==> flow/design.v <==
`timescale 1ns/1ps
module ram_single_port(
    input clk,
    input write_en,
    input reset,
    input [6:0] addr,
    input [7:0] data_in,
    output reg [7:0] data_out    
);
integer i;
reg [7:0] memory [63:0];
reg [7:0] temp;
reg [7:0] op_buff;
always@(posedge clk) 
begin
    if (reset == 1'b1)
    begin
        for (i=0;i<64;i=i+1) 
            memory[i] <= 8'h00;
        temp<=8'h00;
    end
    else
    begin
        if (write_en == 1)
        begin
            temp <= data_in;
            memory[addr[5:0]] <= data_in;
        end
        else
        begin
            temp <= memory[addr[5:0]];
            data_out <= memory[addr[5:0]];
        end
    end  
end
endmodule
* Tool chain data of ram_single_port
Tool output for the design above, in the order of the flow. Lines are those of the file above, counted from 1. Operators carry their Yosys type and port widths (W data, S select, Z words). Library cell names are shortened. A cell with - has no value.
Inputs: top ram_single_port, clock clk, cell library sky130hd, corner tt_025C_1v80

* After elaboration
Counts by Yosys on the flattened word-level netlist (proc, flatten, opt, wreduce; memories kept). Register bits leave out memories and registers merged into their read ports (data or address); mux counts leave out enables and synchronous resets folded into registers. Print and check cells are left out. Cells with the same type and inputs are merged into one. Memory sizes are those after Yosys's memory passes, which may raise the word count (mostly to a power of two), join words into wider ones and drop unused or constant bits.
Word-level totals: flip-flop bits (word level) 0, bits in latches 0, RAM bits 512, memory bits (read-only) 0, memories kept 1
Memories:
- memory | depth 64, bits a word 8, line 11 | reg [7:0] memory [63:0];
Cells by class: add/subtract/negate cells 0, multiply operators 0, divide/modulo/power cells 0, magnitude comparators 0, eq/ne operators 0, shifts and indexed selects 0, multiplexer cells 7, bitwise operators 2, reductions and logical operators 1
Operators by type and width (count):
- $mux W8 | 2
- $mux W6 | 2
- $mux W1 | 3
- $not A1 Y1 | 2
- $reduce_and A2 Y1 | 1

* Logic depth
Longest topological path by Yosys (ltp), each cell counted once; first at word level (registers and memories cut), then after technology mapping (sequential cells cut; the memories' decode and read muxes count).
Logic depth: depth in word-level cells 2, ABC_AREA 0, gate-level depth with buffers 9, mapped depth without buffers 5

* Netlist
Yosys stat after the flow's synthesis: flattened, memories mapped to cells. It holds for the ABC_AREA given above (unset counts as 0); a run with the other value may have another netlist.
Cell types (count):
- edfxtp_1 | 520
- and2_1 | 516
- a221oi_1 | 55
- mux4_2 | 21
- a22oi_1 | 62
- mux2i_1 | 44
- or2_2 | 68
- clkbuf_1 | 84
- mux2_2 | 26
- nor2_1 | 74
- buf_2 | 47
- a221o_1 | 16
- o221ai_1 | 18
- a21oi_1 | 25
- nand2_1 | 28
- nand3b_1 | 14
- a22o_1 | 11
- o22ai_1 | 15
Other cell types: 42; their cells: 187.
Mapped netlist: cells in the netlist 1831, synthesis area 24319.6 um^2, flip-flop cells 520, buffer cells 153

* Worst setup path after synthesis
Path of least setup slack by OpenSTA after synthesis, without wires, with an ideal clock, recovery checks aside; 20% of the period is set as input and as output delay. Where synthesis merged equal registers, the netlist keeps one of their names.
Timing path after synthesis: path kind in2reg, start in addr[4], end mem memory[12][0], clock period 5.0 ns, arrival time 2.602 ns, slack 2.089 ns, path delay 1.911 ns, driving pins on the path 7, path buffers 4, synthesis period reached 2.911 ns
"path delay" is the arrival time less input delay plus setup time. "driving pins on the path" counts driving pins, that of a launching flip-flop among them; a cell with two outputs on the path counts twice. "synthesis period reached" = period - worst setup slack (recovery checks aside). The figure is calculated, with input and output delays left at 20% of the set period. Between the ends stands the longest chain of elaborated cells between them, by number of cells; it is not shown to be the way that was timed. Of several equally long chains one is given. A line is the first line of the expression or statement that the cell stems from. Yosys adds cells for indexed reads and writes and turns some case tables into memories.
On the way, after synthesis: cells stage by stage clkbuf_1 -> or3b_2 -> clkbuf_1 -> buf_2 -> buf_1 -> nor2_1 -> or2_2, length of the longest elaborated chain 2, elaborated cells on any way between the ends 2, source lines of those cells 2, classes of those cells 2 x mux
Ends and longest elaborated chain, after synthesis:
- from (decl) | line 6 | input [6:0] addr,
- $mux W6 | line 24 | if (write_en == 1)
- $mux W6 | line 16 | if (reset == 1'b1)
- to (decl) | line 11 | reg [7:0] memory [63:0];

* Path in the finished layout
Path of least setup slack in the final report of record 1 (OpenROAD, finished layout, wires in). Where an end is a register, its clock arrival counts in the times.
Timing path post-layout: path kind in2reg, start in addr[1], end reg data_out[7], clock period 3.2 ns, arrival time 3.04 ns, slack 0.60 ns, driving pins on the path 9, path buffers 4
On the way, post-layout: cells stage by stage buf_4 -> buf_12 -> buf_4 -> buf_4 -> nor2b_1 -> a221oi_1 -> nor4_1 -> a311oi_1 -> nand4_1
Ends and longest elaborated chain, post-layout:
- from (decl) | line 6 | input [6:0] addr,
- to (decl) | line 8 | output reg [7:0] data_out
Chain of elaborated cells between the ends: none given.

Subject: ram_single_port on sky130hd, stored results

Hello all,

Measured data: module ram_single_port, platform sky130hd, 3 stored runs of the flow under differing settings, order arbitrary. Input and output delays are each 20% of the period that was set; the output load is 0.01 pF.
"clock period reached" is the run's clock period less its worst setup slack. It is reckoned from that one timing run; input and output delays stay at 20% of the period that was set.
By "worst path time" is meant the share of the clock period that the worst setup path is allowed (20% is reserved at inputs, 20% at outputs), minus its slack. Clock arrival times at its registers enter into it.
"power" is the tool's figure for a default switching activity; nothing was simulated.

[record 1] flow files
==> flow/run.sh <==
#!/bin/bash
# the make line also repeats the synthesis and layout settings of config.mk as NAME=value (left out here)
make -C /OpenROAD-flow-scripts/flow DESIGN_CONFIG=/design/flow/config.mk WORK_HOME=/design/flow/orfs CLKGATE_MAP_FILE= finish
==> flow/config.mk <==
export PLATFORM = sky130hd
export DESIGN_NAME = ram_single_port
export DESIGN_NICKNAME = ram_single_port
export VERILOG_FILES = /design/flow/design.v
export SDC_FILE = /design/flow/constraint.sdc
export NUM_CORES = 4
export LEC_CHECK = 0
export ABC_AREA = 0
export CAP_MARGIN = 20
export CORE_MARGIN = 5
export CORE_UTILIZATION = 69
export CTS_CLUSTER_DIAMETER = 380
export PLACE_DENSITY_LB_ADDON = 0.06
export SLEW_MARGIN = 20
==> flow/constraint.sdc <==
create_clock -name core_clock -period 3.2 [get_ports {clk}]
set_input_delay 0.6400 -clock core_clock [delete_from_list [all_inputs] [get_ports {clk}]]
set_output_delay 0.6400 -clock core_clock [all_outputs]
set_load 0.01 [all_outputs]

[record 1] result: netlist area reported by Yosys 24319.6 um^2; overall die area 39101.1 um^2; std-cell area (final layout) 27435.1 um^2; utilization after layout 79.0 %; setup slack of the worst path 0.600 ns; setup TNS 0.000 ns; worst hold slack after layout 0.764 ns; power 14680 µW; clock period reached 2.600 ns; worst path time 1.96 ns; worst setup path type in2reg

[record 2] flow files
==> flow/run.sh <==
#!/bin/bash
# the make line also repeats the synthesis and layout settings of config.mk as NAME=value (left out here)
make -C /OpenROAD-flow-scripts/flow DESIGN_CONFIG=/design/flow/config.mk WORK_HOME=/design/flow/orfs CLKGATE_MAP_FILE= finish
==> flow/config.mk <==
export PLATFORM = sky130hd
export DESIGN_NAME = ram_single_port
export DESIGN_NICKNAME = ram_single_port
export VERILOG_FILES = /design/flow/design.v
export SDC_FILE = /design/flow/constraint.sdc
export NUM_CORES = 4
export LEC_CHECK = 0
export ABC_AREA = 0
export CAP_MARGIN = 30
export CELL_PAD_IN_SITES_DETAIL_PLACEMENT = 1
export CELL_PAD_IN_SITES_GLOBAL_PLACEMENT = 2
export CORE_ASPECT_RATIO = 0.77
export CORE_MARGIN = 4
export CORE_UTILIZATION = 47
export CTS_CLUSTER_DIAMETER = 208
export CTS_CLUSTER_SIZE = 53
export GPL_ROUTABILITY_DRIVEN = 0
export GPL_TIMING_DRIVEN = 0
export MAX_ROUTING_LAYER = met4
export PLACE_DENSITY_LB_ADDON = 0.01
export SLEW_MARGIN = 20
export TNS_END_PERCENT = 85
==> flow/constraint.sdc <==
create_clock -name core_clock -period 4.21 [get_ports {clk}]
set_input_delay 0.8420 -clock core_clock [delete_from_list [all_inputs] [get_ports {clk}]]
set_output_delay 0.8420 -clock core_clock [all_outputs]
set_load 0.01 [all_outputs]

[record 2] result: netlist area reported by Yosys 24319.6 um^2; overall die area 55478.3 um^2; std-cell area (final layout) 26027.5 um^2; utilization after layout 51.3 %; setup slack of the worst path -0.122 ns; setup TNS -4.228 ns; worst hold slack after layout 0.827 ns; power 9330 µW; clock period reached 4.332 ns; worst path time 3.49 ns; worst setup path type in2reg

[record 3] flow files
==> flow/run.sh <==
#!/bin/bash
# the make line also repeats the synthesis and layout settings of config.mk as NAME=value (left out here)
make -C /OpenROAD-flow-scripts/flow DESIGN_CONFIG=/design/flow/config.mk WORK_HOME=/design/flow/orfs CLKGATE_MAP_FILE= finish
==> flow/config.mk <==
export PLATFORM = sky130hd
export DESIGN_NAME = ram_single_port
export DESIGN_NICKNAME = ram_single_port
export VERILOG_FILES = /design/flow/design.v
export SDC_FILE = /design/flow/constraint.sdc
export NUM_CORES = 4
export LEC_CHECK = 0
export ABC_AREA = 0
export CAP_MARGIN = 25
export CELL_PAD_IN_SITES_DETAIL_PLACEMENT = 1
export CELL_PAD_IN_SITES_GLOBAL_PLACEMENT = 2
export CORE_ASPECT_RATIO = 1.66
export CORE_MARGIN = 2
export CORE_UTILIZATION = 41
export CTS_CLUSTER_DIAMETER = 75
export GPL_ROUTABILITY_DRIVEN = 1
export GPL_TIMING_DRIVEN = 0
export MAX_ROUTING_LAYER = met5
export MIN_ROUTING_LAYER = met2
export PLACE_DENSITY_LB_ADDON = 0.21
export SETUP_SLACK_MARGIN = 0.77
export SLEW_MARGIN = 10
export TNS_END_PERCENT = 55
==> flow/constraint.sdc <==
create_clock -name core_clock -period 6.47 [get_ports {clk}]
set_input_delay 1.2940 -clock core_clock [delete_from_list [all_inputs] [get_ports {clk}]]
set_output_delay 1.2940 -clock core_clock [all_outputs]
set_load 0.01 [all_outputs]

[record 3] result: netlist area reported by Yosys 24319.6 um^2; overall die area 61343.0 um^2; std-cell area (final layout) 27412.5 um^2; utilization after layout 46.5 %; setup slack of the worst path 0.475 ns; setup TNS 0.000 ns; worst hold slack after layout 0.958 ns; power 7868 µW; clock period reached 5.995 ns; worst path time 4.70 ns; worst setup path type in2reg

Thanks
